==> flow/design.v <==
module if_stage (
    input  wire        clk,
    input  wire        rst_n,
    input  wire        stall,
    input  wire        branch_taken,
    input  wire [18:0] branch_target,
    output reg         ibus_valid,
    output reg  [18:0] ibus_addr,
    input  wire [18:0] ibus_rdata,
    output reg  [18:0] pc,
    output reg  [18:0] instruction
);
    always @(posedge clk or negedge rst_n) begin
        if (!rst_n) begin
            pc          <= 19'd0;
            ibus_valid  <= 1'b0;
        end
        else if (!stall) begin
            pc <= branch_taken ? branch_target : pc + 19'd1;
            ibus_valid <= 1'b1;
            ibus_addr  <= pc;
        end
    end
    always @(posedge clk or negedge rst_n) begin
        if (!rst_n)
            instruction <= 19'd0;
        else if (ibus_valid)
            instruction <= ibus_rdata;
    end
endmodule
module id_stage(
    input [18:0] instruction,
    output [4:0] opcode,
    output [2:0] rd,
    output [2:0] rs1,
    output [2:0] rs2,
    output [14:0] immediate,
    output reg [1:0] prediction
);
    assign opcode = instruction[18:14];
    assign rd = instruction[13:11];
    assign rs1 = instruction[10:8];
    assign rs2 = instruction[7:5];
    assign immediate = instruction[14:0];
    always @(*) begin
        case(opcode)
            5'b01010, 5'b01011, 5'b01100: prediction = 2'b10;  
            default: prediction = 2'b00;  
        endcase
    end
endmodule
module regfile(
    input clk,
    input [2:0] rd_addr,
    input [2:0] rs1_addr,
    input [2:0] rs2_addr,
    input [18:0] wb_data,
    input reg_write,
    output [18:0] rs1_data,
    output [18:0] rs2_data
);
    reg [18:0] registers [0:7];
    always @(posedge clk) begin
        if (reg_write && rd_addr != 0)
            registers[rd_addr] <= wb_data;
    end
    assign rs1_data = (rs1_addr == 3'd0) ? 19'd0 : registers[rs1_addr];
    assign rs2_data = (rs2_addr == 3'd0) ? 19'd0 : registers[rs2_addr];
endmodule
module alu(
    input [4:0] opcode,
    input [18:0] operand_a,
    input [18:0] operand_b,
    output reg [18:0] result,
    output reg zero_flag,
    output reg div_by_zero
);
    always @(*) begin
        result = 19'd0;
        div_by_zero = 1'b0;
        case(opcode)
            5'b00000: result = operand_a + operand_b;
            5'b00001: result = operand_a - operand_b;
            5'b00010: result = operand_a * operand_b;
            5'b00011: begin
                div_by_zero = (operand_b == 0);
                result = (operand_b == 0) ? 19'h7FFFF : operand_a / operand_b;
            end
            5'b00100: result = operand_a & operand_b;
            5'b00101: result = operand_a | operand_b;
            5'b00110: result = operand_a ^ operand_b;
            5'b00111: result = ~operand_a;
            5'b01000: result = operand_a + 1;
            5'b01001: result = operand_a - 1;
        endcase
        zero_flag = (result == 0);
    end
endmodule
module cpu_core (
    input  wire        clk,
    input  wire        rst_n,
    output reg         bus_valid,
    output reg         bus_write,
    output reg  [18:0] bus_addr,
    output reg  [18:0] bus_wdata,
    input  wire [18:0] bus_rdata
);
    wire [18:0] if_pc;
    wire [18:0] if_instr;
    wire [4:0]  opcode;
    wire [2:0]  rd, rs1, rs2;
    wire [14:0] imm;
    wire [18:0] rs1_data, rs2_data;
    wire [18:0] alu_result;
    wire        zero_flag;
    wire        div_by_zero;
    wire [18:0] wb_data;
    wire        reg_write;
    wire is_load  = (opcode == 5'b01000);
    wire is_store = (opcode == 5'b01001);
    wire mem_access = is_load | is_store;
    if_stage ifs (
        .clk(clk),
        .rst_n(rst_n),
        .stall(mem_access),           
        .branch_taken(1'b0),
        .branch_target(19'd0),
        .ibus_valid(),                
        .ibus_addr(),                 
        .ibus_rdata(bus_rdata),
        .pc(if_pc),
        .instruction(if_instr)
    );
    id_stage id (
        .instruction(if_instr),
        .opcode(opcode),
        .rd(rd),
        .rs1(rs1),
        .rs2(rs2),
        .immediate(imm),
        .prediction()
    );
    regfile rf (
        .clk(clk),
        .rd_addr(rd),
        .rs1_addr(rs1),
        .rs2_addr(rs2),
        .wb_data(wb_data),
        .reg_write(reg_write),
        .rs1_data(rs1_data),
        .rs2_data(rs2_data)
    );
    alu alu_u (
        .opcode(opcode),
        .operand_a(rs1_data),
        .operand_b(rs2_data),
        .result(alu_result),
        .zero_flag(zero_flag),
        .div_by_zero(div_by_zero)
    );
always @(*) begin
    bus_valid = mem_access;
    bus_write = is_store;
    bus_addr  = alu_result;
    bus_wdata = rs2_data;
end
    assign wb_data =
        (is_load)  ? bus_rdata :
                     alu_result;
    assign reg_write = ~is_store & ~is_load;
endmodule
Reports on cpu_core
Module cpu_core before and after one edit of its RTL, step after step.
"before" refers to lines of the RTL above, "after" to lines of the edited file.
"change" is "after" less "before", of the values as shown.
{ "inputs": {"top": "cpu_core", "clk_port": "clk", "cell_library": "sky130hd", "pvt_corner": "tt_025C_1v80"} }

Edit of the RTL
Unified diff, file above to edited file.
The edited RTL no longer does the same as the RTL above: the edit was made by script, with no optimisation intended.
begin of diff
@@ -120,4 +120,6 @@
     wire is_store = (opcode == 5'b01001);
     wire mem_access = is_load | is_store;
+    wire [18:0] if_instr_m, if_instr_s;
+    wire [18:0] if_pc_m, if_pc_s;
     if_stage ifs (
         .clk(clk),
@@ -129,7 +131,11 @@
         .ibus_addr(),                 
         .ibus_rdata(bus_rdata),
-        .pc(if_pc),
-        .instruction(if_instr)
+        .pc(if_pc_m),
+        .instruction(if_instr_m)
     );
+    if_stage ifs_2 (.clk(clk), .rst_n(rst_n), .stall(mem_access), .branch_taken(1'b0),
+        .branch_target(19'd0), .ibus_rdata(~bus_rdata), .pc(if_pc_s), .instruction(if_instr_s));
+    assign if_instr = if_instr_m ^ if_instr_s;
+    assign if_pc = if_pc_m ^ if_pc_s;
     id_stage id (
         .instruction(if_instr),
end of diff

After elaboration
Counts by Yosys on the flattened word-level netlist (proc, flatten, opt, wreduce; memories kept). Register bits leave out memories and registers merged into their read ports (data or address); mux counts leave out enables and synchronous resets folded into registers. Print and check cells are left out. Cells with the same type and inputs are merged into one.
Yosys's memory passes give these memory sizes; they may raise the number of words (mostly to a power of two), join words into wider ones and drop unused or constant bits.
{ "op_classes": {"columns": ["item", "before", "after", "change"], "rows": [
  ["eq_ne", 9, 9, 0],
  ["n_mux", 8, 8, 0],
  ["logic", 8, 10, 2],
  ["reduce_logical", 6, 6, 0],
  ["add_sub_neg", 4, 4, 0],
  ["mul", 1, 1, 0],
  ["div", 1, 1, 0]
]} }
{ "ops": {"columns": ["op", "before", "after", "change"], "rows": [
  ["NOT 19 bit", 1, 2, 1],
  ["XOR 19 bit", 1, 2, 1],
  ["two-way mux 19 bit", 5, 5, 0],
  ["equality test 5 x 3 -> 1 bit (second input constant)", 4, 4, 0],
  ["equality test 5 x 2 -> 1 bit (second input constant)", 2, 2, 0],
  ["equality test 5 x 4 -> 1 bit (second input constant)", 2, 2, 0],
  ["zero test 3 bit", 2, 2, 0],
  ["NOT 1 bit", 2, 2, 0],
  ["adder 19 x 1 -> 19 bit (second input constant)", 1, 1, 0],
  ["adder 19 bit", 1, 1, 0],
  ["AND 1 bit", 1, 1, 0],
  ["AND 19 bit", 1, 1, 0],
  ["divider 19 x 19 -> 19 bit", 1, 1, 0],
  ["equality test 5 x 1 -> 1 bit (second input constant)", 1, 1, 0],
  ["logical AND 1 bit", 1, 1, 0],
  ["zero test 19 bit", 1, 1, 0],
  ["zero test 5 bit", 1, 1, 0],
  ["multiplier 19 x 19 -> 19 bit", 1, 1, 0],
  ["two-way mux 1 bit", 1, 1, 0],
  ["two-way mux 3 bit", 1, 1, 0],
  ["OR 1 bit", 1, 1, 0],
  ["OR 19 bit", 1, 1, 0],
  ["parallel mux 19 bit (select 10 bit)", 1, 1, 0],
  ["nonzero test 3 bit", 1, 1, 0],
  ["subtractor 19 x 1 -> 19 bit (second input constant)", 1, 1, 0],
  ["subtractor 19 bit", 1, 1, 0]
]} }
{ "word_totals": {"columns": ["item", "before", "after", "change"], "rows": [
  ["output_inout_bits", 40, 40, 0],
  ["ram_bits", 152, 152, 0],
  ["reg_bits", 20, 39, 19],
  ["elab_cells", 40, 43, 3],
  ["memories", 1, 1, 0]
]} }
{ "memory_table": {"columns": ["item", "before", "after"], "rows": [
  ["memory_list", "rf.registers 8x19 r2 w1", "rf.registers 8x19 r2 w1"]
]} }

Longest topological paths
Depth = most cells in a row (Yosys ltp): at word level without a register or memory, in the mapped netlist without a sequential cell, where the memories' decode and read muxes count.
{ "depth": {"columns": ["item", "before", "after", "change"], "rows": [
  ["ltp_word", 7, 8, 1],
  ["ABC_AREA", "0", "0", null],
  ["depth_mapped", 186, 196, 10]
]} }

Synthesis result
Yosys stat after the flow's synthesis: flattened, memories mapped to cells. It holds for the ABC_AREA given above (unset counts as 0); a run with the other value may have another netlist.
{ "types": {"columns": ["cell", "before", "after", "change"], "rows": [
  ["sky130_fd_sc_hd__nand2_1", 298, 347, 49],
  ["sky130_fd_sc_hd__nor2_1", 251, 295, 44],
  ["sky130_fd_sc_hd__o21ai_0", 177, 139, -38],
  ["sky130_fd_sc_hd__nand3_1", 41, 62, 21],
  ["sky130_fd_sc_hd__clkbuf_1", 93, 74, -19],
  ["sky130_fd_sc_hd__a221oi_1", 24, 7, -17],
  ["sky130_fd_sc_hd__a22oi_1", 23, 6, -17],
  ["sky130_fd_sc_hd__xnor2_1", 91, 107, 16],
  ["sky130_fd_sc_hd__mux4_2", 43, 27, -16],
  ["sky130_fd_sc_hd__o2bb2ai_1", 2, 17, 15],
  ["sky130_fd_sc_hd__mux2i_1", 57, 71, 14],
  ["sky130_fd_sc_hd__dfrtp_1", 15, 29, 14],
  ["sky130_fd_sc_hd__nor4_1", 14, 28, 14],
  ["sky130_fd_sc_hd__inv_1", 254, 242, -12],
  ["sky130_fd_sc_hd__o211ai_1", 38, 26, -12],
  ["sky130_fd_sc_hd__o31ai_1", 15, 26, 11],
  ["sky130_fd_sc_hd__edfxtp_1", 143, 133, -10],
  ["sky130_fd_sc_hd__or3_1", 37, 27, -10]
]} }
Not every row of either side is listed.
{ "mapped": {"columns": ["item", "before", "after", "change"], "rows": [
  ["flip_flops", 158, 162, 4],
  ["seq_area_um2", 4669.5, 4719.5, 50.0],
  ["mapped_cells", 3023, 3083, 60],
  ["area_um2", 26086.3, 26151.3, 65.0]
]} }
The figures by module come from a second, unflattened synthesis with its own total; it is not the netlist above.
{ "hier_totals": {"columns": ["item", "before", "after", "change"], "rows": [
  ["cells_unflattened", 3200, 3400, 200],
  ["hier_area_um2", 27919.3, 30541.8, 2622.5]
]} }
Each row is one instance without its submodules.
{ "by_module_before": {"columns": ["mod", "mod_seq_area_um2", "n_inst", "n_cells", "mod_area_um2"], "rows": [
  ["alu", 0.0, 1, 2533, 18460.2],
  ["regfile", 3993.8, 1, 400, 6303.5],
  ["if_stage", 1546.5, 1, 207, 2565.0],
  ["cpu_core", 0.0, 1, 25, 330.3],
  ["id_stage", 0.0, 1, 35, 260.2]
]} }
{ "by_module_after": {"columns": ["mod", "mod_seq_area_um2", "n_inst", "n_cells", "mod_area_um2"], "rows": [
  ["alu", 0.0, 1, 2488, 18280.0],
  ["regfile", 3993.8, 1, 400, 6303.5],
  ["if_stage", 1546.5, 2, 207, 2565.0],
  ["cpu_core", 0.0, 1, 63, 568.0],
  ["id_stage", 0.0, 1, 35, 260.2]
]} }

Timing after synthesis
Source: OpenSTA report_checks on the synthesized netlist (no wires, ideal clock, input and output delay 20% of the period each), path of least setup slack; recovery checks are left aside. Register names are those of the netlist, which keeps one name where synthesis merged equal registers.
{ "synth_path": {"columns": ["item", "before", "after", "change"], "rows": [
  ["path_type", "reg-to-output", "reg-to-output", null],
  ["start", "register ifs.instruction[5]", "register ifs_2.instruction[5]", null],
  ["end", "output bus_addr[0]", "output bus_addr[0]", null],
  ["t_first_pin_ns", 0.000, 0.000, 0.000],
  ["tclk_ns", 45.0, 45.0, 0.0],
  ["required_time_ns", 36.000, 36.000, 0.000],
  ["arrival_time_ns", 35.934, 38.493, 2.559],
  ["path_slack_ns", 0.066, -2.493, -2.559],
  ["path_buffers", 23, 19, -4],
  ["stages", 169, 180, 11],
  ["delay_ns", 35.934, 38.493, 2.559],
  ["synth_period_reached_ns", 44.934, 47.493, 2.559]
]} }
"delay_ns" is the arrival time less input delay plus setup time.
At an output port there is no setup time.
"stages" counts driving pins, that of a launching flip-flop among them; a cell with two outputs on the path counts twice.
"synth_period_reached_ns" is the clock period less the worst setup slack; recovery checks do not enter. This is arithmetic on one report: input and output delays are still those of the set period (20% each).
Between the ends stands the longest chain of elaborated cells between them, by number of cells; it is not shown to be the way that was timed. Of several equally long chains one is given.
Each line given opens the expression or statement behind the cell; cells for indexed reads and writes are added by Yosys, which also makes memories of some case tables.
The chain passes a memory read, where the word-level depth is cut; so it can be longer than that depth.
{ "synth_via_before": {"path_cell_list": "sky130_fd_sc_hd__dfrtp_1 > sky130_fd_sc_hd__buf_6 > sky130_fd_sc_hd__buf_6 > sky130_fd_sc_hd__buf_4 > sky130_fd_sc_hd__buf_2 > sky130_fd_sc_hd__mux2i_1 > sky130_fd_sc_hd__mux4_2 > sky130_fd_sc_hd__buf_1 > sky130_fd_sc_hd__ha_1 > sky130_fd_sc_hd__a21oi_1 > sky130_fd_sc_hd__ha_1 > sky130_fd_sc_hd__o21a_1 > sky130_fd_sc_hd__o21ai_0 > sky130_fd_sc_hd__or4_4 > sky130_fd_sc_hd__nand2_1 > sky130_fd_sc_hd__ha_1 > sky130_fd_sc_hd__o21a_1 > sky130_fd_sc_hd__o21a_1 > (+133 left out) > sky130_fd_sc_hd__o211ai_1 > sky130_fd_sc_hd__a31oi_1 > sky130_fd_sc_hd__a221o_1 > sky130_fd_sc_hd__o21ai_0 > sky130_fd_sc_hd__clkbuf_1 > sky130_fd_sc_hd__nand2_1 > sky130_fd_sc_hd__o21ai_0 > sky130_fd_sc_hd__ha_1 > sky130_fd_sc_hd__nor2b_1 > sky130_fd_sc_hd__o21a_1 > sky130_fd_sc_hd__o21a_1 > sky130_fd_sc_hd__o21a_1 > sky130_fd_sc_hd__o21a_1 > sky130_fd_sc_hd__o31a_1 > sky130_fd_sc_hd__o21ai_0 > sky130_fd_sc_hd__a21oi_1 > sky130_fd_sc_hd__o41ai_1 > sky130_fd_sc_hd__nand2_1", "elab_chain_len": 5, "cone_cells": 13, "cone_classes": "add/sub: 2; mul: 1; div: 1; mux: 3; logic: 3; reduce/logical: 2; memory: 1"} }
{ "synth_lines_before": {"columns": ["item", "line", "source"], "rows": [
  ["start: declaration", 11, "output reg  [18:0] instruction"],
  ["start: assignment", 26, "instruction <= 19'd0;"],
  ["start: assignment", 28, "instruction <= ibus_rdata;"],
  ["memory read (8 x 19 bit)", 62, "reg [18:0] registers [0:7];"],
  ["two-way mux 19 bit", 68, "assign rs2_data = (rs2_addr == 3'd0) ? 19'd0 : registers[rs2_addr];"],
  ["divider 19 x 19 -> 19 bit", 87, "result = (operand_b == 0) ? 19'h7FFFF : operand_a / operand_b;"],
  ["two-way mux 19 bit", 87, null],
  ["parallel mux 19 bit (select 10 bit)", 81, "case(opcode)"],
  ["end: declaration", 104, "output reg  [18:0] bus_addr,"]
]} }
{ "synth_via_after": {"path_cell_list": "sky130_fd_sc_hd__dfrtp_1 > sky130_fd_sc_hd__xor2_1 > sky130_fd_sc_hd__buf_2 > sky130_fd_sc_hd__buf_4 > sky130_fd_sc_hd__buf_2 > sky130_fd_sc_hd__mux4_2 > sky130_fd_sc_hd__mux2i_1 > sky130_fd_sc_hd__clkbuf_1 > sky130_fd_sc_hd__ha_1 > sky130_fd_sc_hd__a22oi_1 > sky130_fd_sc_hd__ha_1 > sky130_fd_sc_hd__or4b_2 > sky130_fd_sc_hd__a31oi_1 > sky130_fd_sc_hd__a21oi_1 > sky130_fd_sc_hd__ha_1 > sky130_fd_sc_hd__o21ai_0 > sky130_fd_sc_hd__nand2b_1 > sky130_fd_sc_hd__or4b_1 > (+144 left out) > sky130_fd_sc_hd__a211oi_1 > sky130_fd_sc_hd__nor2_1 > sky130_fd_sc_hd__clkbuf_1 > sky130_fd_sc_hd__nor2_1 > sky130_fd_sc_hd__a21oi_1 > sky130_fd_sc_hd__ha_1 > sky130_fd_sc_hd__nor2b_1 > sky130_fd_sc_hd__o21a_1 > sky130_fd_sc_hd__o21a_1 > sky130_fd_sc_hd__o21a_1 > sky130_fd_sc_hd__o21ai_0 > sky130_fd_sc_hd__a21boi_0 > sky130_fd_sc_hd__o21ai_0 > sky130_fd_sc_hd__a21oi_1 > sky130_fd_sc_hd__o21ai_0 > sky130_fd_sc_hd__a211oi_1 > sky130_fd_sc_hd__o41ai_1 > sky130_fd_sc_hd__nand2_1", "elab_chain_len": 6, "cone_cells": 14, "cone_classes": "add/sub: 2; mul: 1; div: 1; mux: 3; logic: 4; reduce/logical: 2; memory: 1"} }
{ "synth_lines_after": {"columns": ["item", "line", "source"], "rows": [
  ["start: declaration", 11, "output reg  [18:0] instruction"],
  ["start: assignment", 26, "instruction <= 19'd0;"],
  ["start: assignment", 28, "instruction <= ibus_rdata;"],
  ["XOR 19 bit", 138, "assign if_instr = if_instr_m ^ if_instr_s;"],
  ["memory read (8 x 19 bit)", 62, "reg [18:0] registers [0:7];"],
  ["two-way mux 19 bit", 68, "assign rs2_data = (rs2_addr == 3'd0) ? 19'd0 : registers[rs2_addr];"],
  ["divider 19 x 19 -> 19 bit", 87, "result = (operand_b == 0) ? 19'h7FFFF : operand_a / operand_b;"],
  ["two-way mux 19 bit", 87, null],
  ["parallel mux 19 bit (select 10 bit)", 81, "case(opcode)"],
  ["end: declaration", 104, "output reg  [18:0] bus_addr,"]
]} }

Path in the finished layout
Path of least setup slack in the final report of each run of pair 1 (OpenROAD, finished layout, wires in). Where an end is a register, its clock arrival counts in the times.
{ "layout_path": {"columns": ["item", "before", "after", "change"], "rows": [
  ["path_type", "reg-to-output", "reg-to-output", null],
  ["start", "register ifs.instruction[5]", "memory rf.registers[1][13]", null],
  ["end", "output bus_addr[0]", "output bus_addr[0]", null],
  ["path_buffers", 13, 13, 0],
  ["tclk_ns", 45.0, 45.0, 0.0],
  ["required_time_ns", 36.00, 36.00, 0.00],
  ["arrival_time_ns", 34.62, 35.55, 0.93],
  ["stages", 160, 173, 13],
  ["t_first_pin_ns", 0.42, 0.43, 0.01],
  ["path_slack_ns", 1.38, 0.45, -0.93]
]} }
Between the ends stands the longest chain of elaborated cells between them, by number of cells; it is not shown to be the way that was timed. Of several equally long chains one is given.
The chain passes a memory read, where the word-level depth is cut; so it can be longer than that depth.
{ "layout_via_before": {"path_cell_list": "sky130_fd_sc_hd__dfrtp_4 > sky130_fd_sc_hd__buf_12 > sky130_fd_sc_hd__mux4_2 > sky130_fd_sc_hd__or3_1 > sky130_fd_sc_hd__o31a_1 > sky130_fd_sc_hd__nor4_4 > sky130_fd_sc_hd__and3_4 > sky130_fd_sc_hd__a21oi_1 > sky130_fd_sc_hd__a21oi_1 > sky130_fd_sc_hd__ha_1 > sky130_fd_sc_hd__o21a_1 > sky130_fd_sc_hd__nor2_1 > sky130_fd_sc_hd__nor4_1 > sky130_fd_sc_hd__a41o_1 > sky130_fd_sc_hd__o2bb2ai_1 > sky130_fd_sc_hd__ha_1 > sky130_fd_sc_hd__o21a_1 > sky130_fd_sc_hd__nor2_1 > (+124 left out) > sky130_fd_sc_hd__ha_1 > sky130_fd_sc_hd__or3_1 > sky130_fd_sc_hd__o211ai_1 > sky130_fd_sc_hd__a31oi_2 > sky130_fd_sc_hd__a221o_1 > sky130_fd_sc_hd__o21a_2 > sky130_fd_sc_hd__buf_4 > sky130_fd_sc_hd__mux2_2 > sky130_fd_sc_hd__ha_1 > sky130_fd_sc_hd__a21o_1 > sky130_fd_sc_hd__a21o_1 > sky130_fd_sc_hd__a21oi_2 > sky130_fd_sc_hd__nor2_1 > sky130_fd_sc_hd__a2111oi_4 > sky130_fd_sc_hd__a21oi_1 > sky130_fd_sc_hd__o41ai_2 > sky130_fd_sc_hd__nand2_1 > sky130_fd_sc_hd__dlymetal6s2s_1", "elab_chain_len": 5, "cone_cells": 13, "cone_classes": "add/sub: 2; mul: 1; div: 1; mux: 3; logic: 3; reduce/logical: 2; memory: 1"} }
{ "layout_lines_before": {"columns": ["item", "line", "source"], "rows": [
  ["start: declaration", 11, "output reg  [18:0] instruction"],
  ["start: assignment", 26, "instruction <= 19'd0;"],
  ["start: assignment", 28, "instruction <= ibus_rdata;"],
  ["memory read (8 x 19 bit)", 62, "reg [18:0] registers [0:7];"],
  ["two-way mux 19 bit", 68, "assign rs2_data = (rs2_addr == 3'd0) ? 19'd0 : registers[rs2_addr];"],
  ["divider 19 x 19 -> 19 bit", 87, "result = (operand_b == 0) ? 19'h7FFFF : operand_a / operand_b;"],
  ["two-way mux 19 bit", 87, null],
  ["parallel mux 19 bit (select 10 bit)", 81, "case(opcode)"],
  ["end: declaration", 104, "output reg  [18:0] bus_addr,"]
]} }
{ "layout_via_after": {"path_cell_list": "sky130_fd_sc_hd__edfxtp_1 > sky130_fd_sc_hd__or4_4 > sky130_fd_sc_hd__a221o_1 > sky130_fd_sc_hd__o31ai_1 > sky130_fd_sc_hd__buf_4 > sky130_fd_sc_hd__nand3_4 > sky130_fd_sc_hd__nor3_4 > sky130_fd_sc_hd__and3_4 > sky130_fd_sc_hd__nand2_1 > sky130_fd_sc_hd__a22oi_2 > sky130_fd_sc_hd__ha_1 > sky130_fd_sc_hd__or4b_4 > sky130_fd_sc_hd__a31oi_4 > sky130_fd_sc_hd__a21oi_2 > sky130_fd_sc_hd__ha_1 > sky130_fd_sc_hd__o21ai_1 > sky130_fd_sc_hd__nand2b_1 > sky130_fd_sc_hd__or4b_4 > (+137 left out) > sky130_fd_sc_hd__o21a_1 > sky130_fd_sc_hd__o21a_1 > sky130_fd_sc_hd__o31a_1 > sky130_fd_sc_hd__nor4_1 > sky130_fd_sc_hd__buf_4 > sky130_fd_sc_hd__o31ai_1 > sky130_fd_sc_hd__o41a_1 > sky130_fd_sc_hd__a21o_1 > sky130_fd_sc_hd__a21oi_1 > sky130_fd_sc_hd__xnor2_1 > sky130_fd_sc_hd__mux2_2 > sky130_fd_sc_hd__ha_1 > sky130_fd_sc_hd__and3_1 > sky130_fd_sc_hd__nand3_1 > sky130_fd_sc_hd__a211oi_2 > sky130_fd_sc_hd__o41ai_2 > sky130_fd_sc_hd__nand2_1 > sky130_fd_sc_hd__buf_2"} }
{ "layout_lines_after": {"columns": ["item", "line", "source"], "rows": [
  ["start: declaration", 62, "reg [18:0] registers [0:7];"],
  ["end: declaration", 104, "output reg  [18:0] bus_addr,"]
]} }
after: No chain of elaborated cells between the ends is given.

Measured runs
Both versions went through the flow (Yosys, OpenROAD) with the same settings in each pair. Constraints: input delay and output delay 20% of the set period each, output load 0.01 pF.
{ "settings_pair_1": {"CORE_UTILIZATION": 40, "period_ns": 45.0, "CAP_MARGIN": 20, "CORE_MARGIN": 2, "SLEW_MARGIN": 20} }
{ "results_pair_1": {"columns": ["item", "before", "after", "change"], "rows": [
  ["total_negative_slack_ns", 0.000, 0.000, 0.000],
  ["yosys_chip_area_um2", 26086.3, 26151.3, 65.0],
  ["total_die_area_um2", 67275.4, 67438.9, 163.5],
  ["post_route_stdcell_area_um2", 30590.6, 33273.2, 2682.6],
  ["finalUtil_pct", 47.5, 51.5, 4.0],
  ["total_power_mw", 2.064, 2.837, 0.773],
  ["fin_ws_ns", 1.378, 0.453, -0.925],
  ["period_reached_ns", 43.622, 44.547, 0.925],
  ["hold_worst_slack_ns", 0.667, 0.527, -0.140]
]} }
"period_reached_ns" means the clock period less the worst setup slack. The figure is calculated, with input and output delays left at 20% of the set period.
"total_power_mw" rests on the timing tool's default activity at the inputs, not on a simulated workload.
